==> flow/design.v <==
`timescale 1ns / 1ps
module JC_block(
    input [15:0] jmp_address_pm,
    input [15:0] current_address,
    input [5:0] op,
    input [1:0] flag_ex,
    input interrupt,
    input clk,
    input reset,
    output [15:0] jmp_loc,
    output pc_mux_sel
    );
    wire JV;
    wire JNV;
    wire JZ;
    wire JNZ;
    wire JMP;
    wire RET;
    wire [1:0] flag_mux_1;
    wire [1:0] flag_mux_2;
    reg [1:0] flag_reg;
    wire [15:0] nxt_address;
    wire [15:0] current_address_mux;
    reg [15:0] current_address_reg;
    wire [15:0] jmp_address_mux;
    reg F1;
    reg F2;
    assign JV =  ~op[5] & op[4] & op[3] & op[2] & ~op[1] & ~op[0] ;  
    assign JNV = ~op[5] & op[4] & op[3] & op[2] & ~op[1] & op[0] ;  
    assign JZ =  ~op[5] & op[4] & op[3] & op[2] & op[1] & ~op[0] ;  
    assign JNZ = ~op[5] & op[4] & op[3] & op[2] & op[1] & op[0] ;  
    assign JMP = ~op[5] & op[4] & op[3] & ~op[2] & ~op[1] & ~op[0] ;
    assign RET = ~op[5] & op[4] & ~op[3] & ~op[2] & ~op[1] & ~op[0] ;
    assign flag_mux_1 = (F2) ? flag_ex : flag_reg ;
    assign flag_mux_2 = (RET) ? flag_reg : flag_ex ;
    assign nxt_address = current_address + 1;
    assign current_address_mux = (interrupt)? nxt_address : current_address_reg ;
    assign jmp_address_mux = (F1) ? 'hf0000 : jmp_address_pm;
    assign jmp_loc = (RET) ? current_address_reg : jmp_address_mux ;
    assign pc_mux_sel = ( JV & flag_mux_2[0] ) | ( ~flag_mux_2[0] & JNV ) | ( JZ & flag_mux_2[1] ) | ( ~flag_mux_2[1] & JNZ ) | JMP | RET | F1 ;
    always @(posedge clk ) begin
        if (reset) begin
            flag_reg <= flag_mux_1 ;
            current_address_reg <= current_address_mux ;
            F1 <= interrupt;
            F2 <= interrupt;  
        end
        else begin
            flag_reg <= 0 ;
            current_address_reg <= 0 ;
            F1 <= 0 ;
            F2 <= 0 ;
        end
    end
endmodule  
`timescale 1ns / 1ps
module stall_control_block(
    input [5:0] op,
    input clk,
    input reset,
    output stall,
    output reg stall_pm
    );
    wire HLT;
    wire ld;
    wire JUMP;
    reg ldD0;
    reg jumpD0;
    reg jumpD1;
    assign HLT = op[0] & (~op[1]) & (~op[2]) & (~op[3]) & op[4] & (~op[5]);
    assign ld  = (~op[0]) & (~op[1]) & op[2] & (~op[3]) & op[4] & (~op[5]) & (~ldD0);
    assign JUMP = op[2] & op[3] & op[4] & (~op[5]) &( ~jumpD1);
    assign stall = HLT | ld | JUMP;
    always @(posedge clk)
    begin
			if(reset)begin
					ldD0 <= ld;
					jumpD0 <= JUMP;
					jumpD1 <= jumpD0;
					stall_pm <= stall;
            end
			else begin
					ldD0 <= 0;
					jumpD0 <= 0;
					jumpD1 <= 0;
					stall_pm <= 0;
			end
     end
endmodule
`timescale 1ns / 1ps
module program_memory_block(
    output [31:0] ins,
    output [15:0] current_address,
    input [15:0] jmp_loc,
    input pc_mux_sel,
    input [31:0] pm_rdata,
    input stall,
    input stall_pm,
    input reset,
    input clk
    );
    wire [31:0] PM_out;
    wire [15:0] hold_address_tmp;
    wire [15:0] next_address_tmp;
    wire [31:0] ins_prv_tmp;
	wire [31:0] ins_pm;
    assign PM_out = pm_rdata;
    reg [15:0] hold_address;
    reg [15:0] next_address;
    wire [15:0] CAJ;
    wire [15:0] CAR; 
    reg [31:0] ins_prv;
    assign CAJ = (stall == 1'b0) ? next_address : hold_address;
    assign CAR = (pc_mux_sel == 1'b0) ? CAJ : jmp_loc;
    assign current_address  = (reset == 1'b0) ? 16'b0 : CAR;
    assign ins_pm = (stall_pm == 1'b0) ? PM_out : ins_prv;
    assign ins = (reset == 1'b0) ? 32'b0 : ins_pm;
    assign hold_address_tmp = (reset == 1'b0) ? 16'b0 : current_address;
    assign next_address_tmp = (reset == 1'b0) ? 16'b0 : current_address + 16'b0000000000000001;
    assign ins_prv_tmp = (reset == 1'b0) ? 32'b0 : ins;
    always @ (posedge clk) begin
    if(reset)
       begin
            hold_address <= hold_address_tmp;
            next_address <= next_address_tmp;
            ins_prv <= ins_prv_tmp;
       end
       else begin
            hold_address <= 0;
            next_address <= 0;
            ins_prv <= 0;
       end
    end
endmodule
`timescale 1ns / 1ps
module Register_Bank_Block(
     input [15:0] ans_ex,
    input [15:0] ans_dm,
    input [15:0] ans_wb,
    input [15:0] imm,
    input [4:0] RA,
    input [4:0] RB,
    input [4:0] RW_dm,
    input [1:0] mux_sel_A,
    input [1:0] mux_sel_B,
    input imm_sel,
    input clk,
    output [15:0] A,
    output [15:0] B
    );
reg [15:0] RegBank [31:0];
reg [15:0] AR;
reg [15:0] BR;
wire [15:0] BI;
always @(posedge clk)
begin  
        AR <= RegBank[RA];
        BR <= RegBank[RB];
        RegBank[RW_dm] <= ans_dm;
end
assign A = (mux_sel_A == 2'b00) ? AR :
    (mux_sel_A == 2'b01) ? ans_ex :
    (mux_sel_A == 2'b10) ? ans_dm :
    (mux_sel_A == 2'b11) ? ans_wb : 0 ;
assign BI = (mux_sel_B == 2'b00) ? BR :
    (mux_sel_B == 2'b01) ? ans_ex :
    (mux_sel_B == 2'b10) ? ans_dm :
    (mux_sel_B == 2'b11) ? ans_wb : 0 ;
assign B = (imm_sel == 1'b0) ? BI : imm ;
endmodule
`timescale 1ns / 1ps
module execution_block(input [15:0] A,
                       input [15:0] B,
                       input [15:0] data_in,
                       input [5:0] op_dec,
                       input clk,
                       input reset,
                       output reg [15:0] ans_ex,
                       output reg [15:0] DM_data,
                       output reg [15:0] data_out,
                       output [1:0] flag_ex);
    wire [15:0] ans_tmp;
    wire [15:0] data_out_buff;
    reg [1:0] flag_prv;
    assign {flag_ex[0], ans_tmp} = (op_dec == 6'b000000) ? A + B :   
                                   (op_dec == 6'b000001) ? A + (~B) + 1 :   
                                   (op_dec == 6'b000010) ? {1'b0, B} :   
                                   (op_dec == 6'b000100) ? {1'b0, A & B} :   
                                   (op_dec == 6'b000101) ? {1'b0, A | B} :   
                                   (op_dec == 6'b000110) ? {1'b0, A ^ B} :   
                                   (op_dec == 6'b000111) ? {1'b0, ~B} :   
                                   (op_dec == 6'b001000) ? A + B :   
                                   (op_dec == 6'b001001) ? A + (~B) + 1 :   
                                   (op_dec == 6'b001010) ? {1'b0, B} :   
                                   (op_dec == 6'b001100) ? {1'b0, A & B} :   
                                   (op_dec == 6'b001101) ? {1'b0, A | B} :   
                                   (op_dec == 6'b001110) ? {1'b0, A ^ B} :   
                                   (op_dec == 6'b001111) ? {1'b0, ~B} :   
                                   (op_dec == 6'b010000) ? {1'b0, ans_ex} :   
                                   (op_dec == 6'b010001) ? {1'b0, ans_ex} :   
                                   (op_dec == 6'b010100) ? {1'b0, A} :   
                                   (op_dec == 6'b010101) ? {1'b0, A} :   
                                   (op_dec == 6'b010110) ? {1'b0, data_in} :   
                                   (op_dec == 6'b010111) ? {1'b0, ans_ex} :   
                                   (op_dec == 6'b011000) ? {1'b0, ans_ex} :   
                                   (op_dec == 6'b011001) ? {1'b0, A << B} :   
                                   (op_dec == 6'b011010) ? {1'b0, A >> B} :   
                                   (op_dec == 6'b011011) ? {1'b0, $signed(A) >>> B} :   
                                   (op_dec == 6'b011100) ? {flag_prv[0], ans_ex} :   
                                   (op_dec == 6'b011101) ? {flag_prv[0], ans_ex} :   
                                   (op_dec == 6'b011110) ? {flag_prv[0], ans_ex} :   
                                   (op_dec == 6'b011111) ? {flag_prv[0], ans_ex} :   
                                   {1'b0, 16'b0};   
    assign data_out_buff = (op_dec == 6'b010111) ? A : 0;   
    assign flag_ex[1] = (op_dec >= 6'b011100) ? flag_prv[1]:
                        (op_dec >= 6'b010000 & op_dec != 6'b010111) ? 0:
                         (ans_ex == 0) ? 1'b1 : 0;
    always @(posedge clk) begin
        if (reset) begin
            ans_ex <= ans_tmp;
            data_out <= data_out_buff;
            DM_data <= B;
            flag_prv <= flag_ex;
        end
        else begin
            ans_ex <= 0;
            data_out <= 0;
            DM_data <= 0;
            flag_prv <= 0;
        end
    end
endmodule  
`timescale 1ns / 1ps
module Data_Memory_Block(
    input [15:0] ans_ex,
    input [15:0] DM_data,
    input mem_rw_ex,
    input mem_en_ex,
    input mem_mux_sel_dm,
    input reset,
    input clk,
    output dm_en,
    output dm_we,
    output [15:0] dm_addr,
    output [15:0] dm_wdata,
    input [15:0] dm_rdata,
    output [15:0] ans_dm
    );
reg [15:0] Ex_out;
wire [15:0] DM_out;
assign dm_en = mem_en_ex;
assign dm_we = mem_rw_ex;
assign dm_addr = ans_ex;
assign dm_wdata = DM_data;
assign DM_out = dm_rdata;
always @(posedge clk)
begin
    if(reset)
       begin
            Ex_out <= ans_ex;
       end
       else begin
            Ex_out <= 0;
       end
end
assign ans_dm = (mem_mux_sel_dm == 1'b0)? Ex_out : DM_out;
endmodule
`timescale 1ns / 1ps
module dc_block(
input [31:0]ins,
input clk,
input reset,
output reg [15:0] imm,
output reg[5:0]op_dec,
output [4:0] RW_dm,
output [1:0] mux_sel_A,
output [1:0] mux_sel_B,
output reg imm_sel,
output reg mem_en_ex,
output reg mem_rw_ex,
output reg mem_mux_sel_dm
    );
wire JMP,Cond_J,LD_fb,Imm,ld,ST;
reg ld_dff,st_dff,lower_dff;
assign JMP = (~ins[31] && ins[30] && ins[29] && ~ins[28] && ~ins[27] && ~ins[26]);
assign Cond_J = (~ins[31] && ins[30] && ins[29] && ins[28]);
assign LD_fb = (~ins[31] && ins[30] && ~ins[29] && ins[28] && ~ins[27] && ~ins[26] && ~ld_dff);
assign Imm = (~ins[31] && ~ins[30] && ins[29]);
assign ld = (~ins[31] && ins[30] && ~ins[29] && ins[28] && ~ins[27] && ~ins[26]);
assign ST = (~ins[31] && ins[30] && ~ins[29] && ins[28] && ~ins[27] && ins[26]);
wire [5:0]op_dec_tmp;
wire [14:0]extendand;
wire [14:0]extend;
assign op_dec_tmp = (reset==0?5'b0:ins[31:26]);
wire JCnor,ld_fb_dff_tmp;
reg ld_fb_dff;
assign JCnor = ~(JMP || Cond_J || ld_dff);
assign ld_fb_dff_tmp  = (reset==0?0:ld_fb_dff);
assign extend = (JCnor==0?15'b0:15'b111111111111111);
assign extendand[0] = (extend[0] && ins[11]);    
assign extendand[1] = (extend[1] && ins[12]); 
assign extendand[2] = (extend[2] && ins[13]); 
assign extendand[3] = (extend[3] && ins[14]); 
assign extendand[4] = (extend[4] && ins[15]); 
assign extendand[5] = (extend[5] && ins[16]); 
assign extendand[6] = (extend[6] && ins[17]); 
assign extendand[7] = (extend[7] && ins[18]); 
assign extendand[8] = (extend[8] && ins[19]); 
assign extendand[9] = (extend[9] && ins[20]); 
assign extendand[10] = (extend[10] && ins[21]); 
assign extendand[11] = (extend[11] && ins[22]); 
assign extendand[12] = (extend[12] && ins[23]); 
assign extendand[13] = (extend[13] && ins[24]); 
assign extendand[14] = (extend[14] && ins[25]); 
wire ldand,ld_dff_tmp,st_dff_tmp,lower_dff_tmp;
assign ldand = (ld && ~ld_dff);
assign ld_dff_tmp = (reset==0?0:ldand);
assign st_dff_tmp = (reset==0?0:ST);
assign lower_dff_tmp = (reset==0?0:ins[26]);
wire loweror,lowerand,ldff1_tmp,ldff2_tmp,ldff3_tmp,ldff4_tmp;
reg ldff_2;
assign loweror = (ld_dff || st_dff);
assign lowerand = (loweror && ~lower_dff);
assign ldff1_tmp = (reset==0?0:lower_dff);
assign ldff2_tmp = (reset==0?0:lowerand);
assign ldff3_tmp = (reset==0?0:loweror);
assign ldff4_tmp = (reset==0?0:ldff_2);
wire immdff_tmp;
assign immdff_tmp = (reset==0?0:Imm);
wire [15:0]immreg_tmp;
assign immreg_tmp = (reset==0?0:ins[15:0]);
reg [4:0]r1,r2,r3,r4,r5,r6;
wire [4:0]r1_tmp,r2_tmp,r3_tmp,r4_tmp,r5_tmp,r6_tmp;
assign r1_tmp = (reset==0?0:extendand[9:5]);
assign r2_tmp = (reset==0?0:extendand[14:10]);
assign r3_tmp = (reset==0?0:r2);
assign r4_tmp = (reset==0?0:r3);
assign r5_tmp = (reset==0?0:r4);
assign r6_tmp = (reset==0?0:extendand[4:0]);
assign RW_dm = r4;
wire comp1,comp2,comp3,comp4,comp5,comp6;
wire a1,a2,a3,a4;
assign comp1 = (r1==r3?1:0);
assign comp2 = (r1==r4?1:0);
assign comp3 = (r5==r1?1:0);
assign comp4 = (r3==r6?1:0);
assign comp5 = (r6==r4?1:0);
assign comp6 = (r5==r6?1:0);
assign a1 = (~comp1 && comp2);
assign a2 = (~comp1 && ~comp2 && comp3);
assign a3 = (~comp4 && comp5);
assign a4 = (~comp4 && ~comp5 && comp6);
wire [1:0]enc1,enc2;
assign enc1 = ((1 && (comp1==0) && (a1==0) && (a2==0))==1?2'b00:
                ((1 && (comp1==1) && (a1==0) && (a2==0))==1?2'b01:
					 ( (1 && (comp1==0 || comp1==1) && (a1==1) && (a2==0))==1?2'b10:2'b11)));
assign enc2 = ((1 && (comp4==0) && (a3==0) && (a4==0))==1?2'b00:
                ((1 && (comp4==1) && (a3==0) && (a4==0))==1?2'b01:
					 ( (1 && (comp4==0 || comp4==1) && (a3==1) && (a4==0))==1?2'b10:2'b11)));
assign mux_sel_A = enc1;
assign mux_sel_B = enc2;
always @(posedge clk)
begin
op_dec <= op_dec_tmp;
ld_fb_dff <= ld_fb_dff_tmp;
ld_dff <= ld_dff_tmp;
st_dff <= st_dff_tmp;
lower_dff <= lower_dff_tmp;
mem_rw_ex <= ldff1_tmp;
ldff_2 <= ldff2_tmp;
mem_mux_sel_dm <= ldff4_tmp;
mem_en_ex <= ldff3_tmp;
imm_sel <= immdff_tmp;
imm <= immreg_tmp;
r1 <= r1_tmp;
r2 <= r2_tmp;
r3 <= r3_tmp;
r4 <= r4_tmp;
r5 <= r5_tmp;
r6 <= r6_tmp;
end
endmodule
`timescale 1ns / 1ps
module write_back_block(
    input [15:0] ans_dm,
    input clk,
    input reset,
    output reg [15:0] ans_wb
    );
    always @(posedge clk)
    begin
       if(reset)
       begin
            ans_wb  <= ans_dm;
       end
       else begin
            ans_wb <= 0;
       end
    end
endmodule
`timescale 1ns / 1ps
module MIPS(
    input [15:0] data_in,
    input clk,
    input interrupt,
    input reset,
    output [15:0] data_out,
    output [15:0] pm_addr,
    input [31:0] pm_rdata,
    output dm_en,
    output dm_we,
    output [15:0] dm_addr,
    output [15:0] dm_wdata,
    input [15:0] dm_rdata
    );
wire [31:0] ins;
wire [15:0] A;
wire [15:0] B;
wire [15:0] Current_Address;
wire [15:0] ans_ex;
wire [15:0] ans_dm;
wire [15:0] ans_wb;
wire [1:0] mux_sel_A;
wire [1:0] mux_sel_B;
wire imm_sel;
assign pm_addr = Current_Address;
wire stall,stall_pm,pc_mux_sel;
wire [15:0] jmp_loc;
wire [1:0] flag_ex;
wire [15:0] DM_data;
wire [15:0] imm;
wire [5:0] op_dec;
wire [4:0] RW_dm;
wire mem_en_ex,mem_rw_ex,mem_mux_sel_dm;
JC_block jc(
    .jmp_address_pm(ins[14:0]),
    .current_address(Current_Address),
    .op(ins[31:26]),
    .flag_ex(flag_ex),
    .interrupt(interrupt),
    .clk(clk),
    .reset(reset),
    .jmp_loc(jmp_loc),
    .pc_mux_sel(pc_mux_sel)
    );
stall_control_block sc(
    .op(ins[31:26]),
    .clk(clk),
    .reset(reset),
    .stall(stall),
    .stall_pm(stall_pm)
    );
program_memory_block pm(
    .ins(ins),
    .current_address(Current_Address),
    .jmp_loc(jmp_loc),
    .pc_mux_sel(pc_mux_sel),
    .pm_rdata(pm_rdata),
    .stall(stall),
    .stall_pm(stall_pm),
    .reset(reset),
    .clk(clk)
    );
Register_Bank_Block reg_bank(
    .ans_ex(ans_ex),
    .ans_dm(ans_dm),
    .ans_wb(ans_wb),
    .imm(imm),
    .RA(ins[20:16]),
    .RB(ins[15:11]),
    .RW_dm(RW_dm),
    .mux_sel_A(mux_sel_A),
    .mux_sel_B(mux_sel_B),
    .imm_sel(imm_sel),
    .clk(clk),
    .A(A),
    .B(B)
    );
execution_block ex(
		.A(A),
		.B(B),
      .data_in(data_in),
      .op_dec(op_dec),
      .clk(clk),
      .reset(reset),
      .ans_ex(ans_ex),
      .DM_data(DM_data),
      .data_out(data_out),
      .flag_ex(flag_ex)
		);
Data_Memory_Block dm(
	 .ans_ex(ans_ex),
    .DM_data(DM_data),
    .mem_rw_ex(mem_rw_ex),
    .mem_en_ex(mem_en_ex),
    .mem_mux_sel_dm(mem_mux_sel_dm),
    .reset(reset),
    .clk(clk),
    .dm_en(dm_en),
    .dm_we(dm_we),
    .dm_addr(dm_addr),
    .dm_wdata(dm_wdata),
    .dm_rdata(dm_rdata),
    .ans_dm(ans_dm)
    );
dc_block dc(
	 .ins(ins),
    .clk(clk),
	 .reset(reset),
    .imm(imm),
    .op_dec(op_dec),
    .RW_dm(RW_dm),
    .mux_sel_A(mux_sel_A),
    .mux_sel_B(mux_sel_B),
    .imm_sel(imm_sel),
    .mem_en_ex(mem_en_ex),
    .mem_rw_ex(mem_rw_ex),
    .mem_mux_sel_dm(mem_mux_sel_dm)
    );
write_back_block wb(
    .ans_dm(ans_dm),
    .clk(clk),
    .reset(reset),
    .ans_wb(ans_wb)
    );
endmodule
Tool chain data of MIPS
What the tools print for MIPS, step after step.
Lines are those of the file above, counted from 1.
Cell names lack the library's common part.
Not given: --
Set-up
  top module: MIPS
  clock input: clk
  cell library: sky130hd
  library corner: tt_025C_1v80

After elaboration
Source: Yosys, flattened and elaborated, memories not mapped. Widths are those after wreduce. Print and check cells do not count.
Yosys's memory passes give these memory sizes; they may raise the number of words (mostly to a power of two), join words into wider ones and drop unused or constant bits.
Storage and ports
  bits in registers: 229
  memory bits (writable): 512
  word width x clocked read ports: 32
  memory cells: 1
  input port bits: 67
  output and inout port bits: 66
  elaborated cells: 287
Operators by class
  add/subtract/negate cells: 5
  magnitude comparators: 2
  equality and inequality tests: 54
  shift-type cells: 3
  muxes and demuxes: 62
  bitwise logic cells: 69
  reductions and logical operators: 59
Memory list
  reg_bank.RegBank: depth 32, width 16, rd ports 2, write ports 1, line 151  | reg [15:0] RegBank [31:0];
Operators by type and width (number)
  2-to-1 mux 17 bit: 28
  2-to-1 mux 16 bit: 14
  logical AND 32 x 1 -> 1 bit (first input constant): 4
  != test 21 x 1 -> 1 bit (second input constant): 4
  == test 6 x 5 -> 1 bit (second input constant): 14
  2-to-1 mux 32 bit: 2
  logical AND 1 bit: 46
  == test 6 x 4 -> 1 bit (second input constant): 7
  AND 1 bit: 36
  != test 18 x 1 -> 1 bit (second input constant): 2
  adder 16 x 1 -> 16 bit (second input constant): 2
  != test 15 x 1 -> 1 bit (second input constant): 2
  == test 5 bit: 6
  2-to-1 mux 15 bit: 2
  == test 6 x 3 -> 1 bit (second input constant): 4
  NOT 1 bit: 20
  adder 16 x 16 -> 17 bit: 1
  adder 16 x 17 -> 17 bit: 1
  NOT 16 -> 17 bit: 1
  adder 17 x 1 -> 17 bit (second input constant): 1
  AND 16 bit: 1
  OR 16 bit: 1
  bitwise XOR 16 bit: 1
  left shift 16 x 16 -> 16 bit: 1
  right shift 16 x 16 -> 16 bit: 1
  >>> shifter 16 x 16 -> 16 bit: 1
  NOT 16 bit: 1
  zero test 16 bit: 1
Not listed: further kinds 15, cells in them 49.

Longest topological paths
Longest topological path by Yosys (ltp), each cell counted once; first at word level (registers and memories cut), then after technology mapping (sequential cells cut; the memories' decode and read muxes count).
Logic depth
  depth after elaboration: 54
  ABC_AREA: 0
  gate-level depth with buffers: 34
  gate-level depth less buffers: 28

Netlist
Yosys stat after the flow's synthesis: flattened, memories mapped to cells. It holds for the ABC_AREA given above (unset counts as 0); a run with the other value may have another netlist.
Cells by type
  edfxtp_1: number 512, area in all 1.54E+04 um^2
  dfxtp_1: number 237, area in all 4744.55 um^2
  nand2_1: number 818, area in all 3.07E+03 um^2
  mux4_2: number 128, area in all 2.88E+03 um^2
  nand3_1: number 259, area in all 1.3E+03 um^2
  a311oi_1: number 132, area in all 1.16E+03 um^2
  nor2_1: number 263, area in all 987.197 um^2
  mux2i_1: number 89, area in all 890.854 um^2
  clkbuf_1: number 205, area in all 769.488 um^2
  a21oi_1: number 147, area in all 735.706 um^2
  o21ai_0: number 134, area in all 670.643 um^2
  ha_1: number 49, area in all 613.088 um^2
  and3_1: number 78, area in all 487.968 um^2
  mux2_2: number 43, area in all 484.214 um^2
  xnor2_1: number 50, area in all 437.92 um^2
  and2_1: number 58, area in all 362.848 um^2
  nor3_1: number 65, area in all 325.312 um^2
  inv_1: number 85, area in all 319.056 um^2
Other cell types: 80; their cells: 665.
Mapped netlist
  cell count: 4017
  cell area after synthesis: 0.0404525 mm^2
  sequential part of the area: 0.0201193 mm^2
  flip-flop cells: 749
  buffer cells: 305
By module: a second synthesis without flattening, with its own total; a netlist apart from the flattened one above.
Unflattened totals
  cells (unflattened synthesis): 3672
  area total of the unflattened synthesis: 0.0423619 mm^2
Each row is one instance without its submodules.
By module
  Register_Bank_Block: times used 1, cells 1788, area 0.0264253 mm^2, seq. area 0.0160154 mm^2
  execution_block: times used 1, cells 1119, area 0.0080014 mm^2, seq. area 0.001001 mm^2
  program_memory_block: times used 1, cells 294, area 0.0031918 mm^2, seq. area 0.0012812 mm^2
  dc_block: times used 1, cells 177, area 0.0020132 mm^2, seq. area 0.0011811 mm^2
  JC_block: times used 1, cells 159, area 0.0011674 mm^2, seq. area 0.0003403 mm^2
  Data_Memory_Block: times used 1, cells 85, area 0.0009284 mm^2, seq. area 0.0003203 mm^2
  write_back_block: times used 1, cells 33, area 0.0004467 mm^2, seq. area 0.0003203 mm^2
  stall_control_block: times used 1, cells 16, area 0.0001839 mm^2, seq. area 0.0000801 mm^2
  MIPS: times used 1, cells 1, area 0.0000038 mm^2, seq. area 0 mm^2

Worst setup path after synthesis
Source: OpenSTA report_checks on the synthesized netlist (no wires, ideal clock, input and output delay 20% of the period each), path of least setup slack; recovery checks are left aside. Register names are those of the netlist, which keeps one name where synthesis merged equal registers.
Path post-synthesis
  path kind: input to output
  start: input dm_rdata[0]
  end: output pm_addr[1]
  period: 12000 ps
  external input delay: 2400 ps
  external output delay: 2400 ps
  time at the first pin: 2400 ps
  arrival time: 7298 ps
  data required time: 9600 ps
  slack: 2302 ps
  delay of the path: 4898 ps
  stages: 23
  buffers on the path: 5
  synthesis period reached: 9698 ps
"delay of the path" is the arrival time less input delay plus setup time.
At an output port there is no setup time.
"stages" counts driving pins, that of a launching flip-flop among them; a cell with two outputs on the path counts twice.
"synthesis period reached" is the clock period less the worst setup slack; recovery checks do not enter. This is arithmetic on one report: input and output delays are still those of the set period (20% each).
Between the ends stands the longest chain of elaborated cells between them, by number of cells; it is not shown to be the way that was timed. Of several equally long chains one is given.
Each line given opens the expression or statement behind the cell; cells for indexed reads and writes are added by Yosys, which also makes memories of some case tables.
Between the ends, post-synthesis
  cells stage by stage: mux2_2 > or3_1 > a21oi_1 > o31a_1 > buf_6 > clkinv_2 > buf_2 > ha_1 > inv_1 > fa_1 > o21bai_1 > a21oi_2 > o21ai_1 > a21oi_2 > a31oi_1 > or3_1 > a221o_1 > o21a_1 > o21a_4 > buf_6 > buf_6 > clkbuf_1 > a211oi_1
  length of the longest elaborated chain: 28
  elaborated cells on any way between the ends: 33
  classes of those cells: add/sub (3); mux (20); logic (10)
Ends and longest elaborated chain, post-synthesis
  start, declared: line 414  | input [15:0] dm_rdata
  2-to-1 mux 16 bit: line 266  | assign ans_dm = (mem_mux_sel_dm == 1'b0)? Ex_out : DM_out;
  2-to-1 mux 16 bit: line 167  | (mux_sel_B == 2'b10) ? ans_dm :
  2-to-1 mux 16 bit: line 166  | (mux_sel_B == 2'b01) ? ans_ex :
  2-to-1 mux 16 bit: line 165  | assign BI = (mux_sel_B == 2'b00) ? BR :
  2-to-1 mux 16 bit: line 169  | assign B = (imm_sel == 1'b0) ? BI : imm ;
  NOT 16 -> 17 bit: line 193  | (op_dec == 6'b001001) ? A + (~B) + 1 :
  adder 16 x 17 -> 17 bit: line 193
  (+9 left out)
  2-to-1 mux 17 bit: line 185  | assign {flag_ex[0], ans_tmp} = (op_dec == 6'b000000) ? A + B :
  2-to-1 mux 2 bit: line 35  | assign flag_mux_2 = (RET) ? flag_reg : flag_ex ;
  NOT 1 bit: line 40  | assign pc_mux_sel = ( JV & flag_mux_2[0] ) | ( ~flag_mux_2[0] & JNV ) | ( JZ & flag_mux_2[1] ) | ( ~flag_mux_2 ...
  AND 1 bit: line 40
  OR 1 bit x6: line 40
  2-to-1 mux 16 bit: line 114  | assign CAR = (pc_mux_sel == 1'b0) ? CAJ : jmp_loc;
  2-to-1 mux 16 bit: line 115  | assign current_address  = (reset == 1'b0) ? 16'b0 : CAR;
  end, declared: line 408  | output [15:0] pm_addr,
Nets of the timed path that keep an RTL name, with a line that drives or declares them; the list need not be complete.
Nets with RTL names, path post-synthesis (line)
  B[0]: 169

Path in the finished layout
From the final timing report of record 1: the path of least setup slack in the routed layout; clock arrival at registers is part of the times.
The path's times are printed in steps of 10 ps; the period is the one set.
Path after layout
  path kind: input to output
  start: input dm_rdata[0]
  end: output pm_addr[5]
  period: 11400 ps
  external input delay: 2280 ps
  external output delay: 2280 ps
  time at the first pin: 2280 ps
  arrival time: 8600 ps
  data required time: 9120 ps
  slack: 520 ps
  stages: 22
  buffers on the path: 4
Between the ends stands the longest chain of elaborated cells between them, by number of cells; it is not shown to be the way that was timed. Of several equally long chains one is given.
Between the ends, after layout
  cells stage by stage: clkdlybuf4s50_1 > mux2_2 > or3_1 > a21oi_1 > o31a_1 > clkinv_2 > ha_1 > inv_1 > fa_1 > o21bai_1 > a21oi_2 > o21ai_1 > a21oi_2 > a31oi_1 > or3_1 > a221o_1 > a41oi_2 > o21a_4 > buf_12 > buf_4 > mux2i_1 > clkdlybuf4s50_1
  length of the longest elaborated chain: 28
  elaborated cells on any way between the ends: 33
  classes of those cells: add/sub (3); mux (20); logic (10)
Ends and longest elaborated chain, after layout
  start, declared: line 414  | input [15:0] dm_rdata
  2-to-1 mux 16 bit: line 266  | assign ans_dm = (mem_mux_sel_dm == 1'b0)? Ex_out : DM_out;
  2-to-1 mux 16 bit: line 167  | (mux_sel_B == 2'b10) ? ans_dm :
  2-to-1 mux 16 bit: line 166  | (mux_sel_B == 2'b01) ? ans_ex :
  2-to-1 mux 16 bit: line 165  | assign BI = (mux_sel_B == 2'b00) ? BR :
  2-to-1 mux 16 bit: line 169  | assign B = (imm_sel == 1'b0) ? BI : imm ;
  NOT 16 -> 17 bit: line 193  | (op_dec == 6'b001001) ? A + (~B) + 1 :
  adder 16 x 17 -> 17 bit: line 193
  (+9 left out)
  2-to-1 mux 17 bit: line 185  | assign {flag_ex[0], ans_tmp} = (op_dec == 6'b000000) ? A + B :
  2-to-1 mux 2 bit: line 35  | assign flag_mux_2 = (RET) ? flag_reg : flag_ex ;
  NOT 1 bit: line 40  | assign pc_mux_sel = ( JV & flag_mux_2[0] ) | ( ~flag_mux_2[0] & JNV ) | ( JZ & flag_mux_2[1] ) | ( ~flag_mux_2 ...
  AND 1 bit: line 40
  OR 1 bit x6: line 40
  2-to-1 mux 16 bit: line 114  | assign CAR = (pc_mux_sel == 1'b0) ? CAJ : jmp_loc;
  2-to-1 mux 16 bit: line 115  | assign current_address  = (reset == 1'b0) ? 16'b0 : CAR;
  end, declared: line 408  | output [15:0] pm_addr,
Nets of the timed path that keep an RTL name, with a line that drives or declares them; the list need not be complete.
Nets with RTL names, path after layout (line)
  ans_dm[0]: 266

Subject: flow runs of MIPS

Hi,

Below are 3 stored runs of the flow (Yosys, OpenROAD; platform sky130hd) on MIPS, each with its settings and what was measured, unordered. Constraints: input delay and output delay 20% of the set period each, output load 0.01 pF.
"achieved clock period" is the run's clock period less its worst setup slack. It is reckoned from that one timing run; input and output delays stay at 20% of the period that was set.
"worst setup path time" means the part of the period allowed to the worst setup path (the constraints hold back 20% at inputs and 20% at outputs) less its slack; where the path has registers, the arrival times of their clocks count too.
"power" rests on the timing tool's default activity at the inputs, not on a simulated workload.
"worst setup path time" is given in steps of 10 ps.
[record 1] settings: CORE_UTILIZATION=40, PLACE_DENSITY=0.6, period_ns=11.4, CAP_MARGIN=20, CORE_MARGIN=2, SLEW_MARGIN=20
[record 1] result: chip area after synthesis (Yosys) 0.0404525 mm^2, die area 0.10369 mm^2, utilization 46.2%, worst setup slack after layout 520 ps, worst hold slack 427 ps, power 8.181 mW, achieved clock period 10880 ps, worst setup path time 6320 ps, worst setup path kind input to output
[record 2] settings: CORE_ASPECT_RATIO=0.59, CORE_MARGIN=4, CORE_UTILIZATION=32, CTS_CLUSTER_DIAMETER=133, CTS_CLUSTER_SIZE=98, PLACE_DENSITY=0.51, SETUP_SLACK_MARGIN=2.06, SLEW_MARGIN=25, period_ns=9.92, CAP_MARGIN=20
[record 2] result: chip area after synthesis (Yosys) 0.0404525 mm^2, die area 0.132366 mm^2, utilization 37.6%, worst setup slack after layout 1415 ps, worst hold slack 432 ps, power 8.402 mW, achieved clock period 8505 ps, worst setup path time 4540 ps, worst setup path kind input to output
[record 3] settings: CELL_PAD_IN_SITES_DETAIL_PLACEMENT=2, CORE_MARGIN=10, CTS_CLUSTER_DIAMETER=391, GPL_ROUTABILITY_DRIVEN=0, MAX_ROUTING_LAYER=met4, PLACE_DENSITY_LB_ADDON=0.13, period_ns=12.0, CAP_MARGIN=20, CORE_UTILIZATION=40, SLEW_MARGIN=20
[record 3] result: chip area after synthesis (Yosys) 0.0404525 mm^2, die area 0.114251 mm^2, utilization 46.2%, worst setup slack after layout 329 ps, worst hold slack 436 ps, power 8.036 mW, achieved clock period 11671 ps, worst setup path time 6870 ps, worst setup path kind input to output

Regards
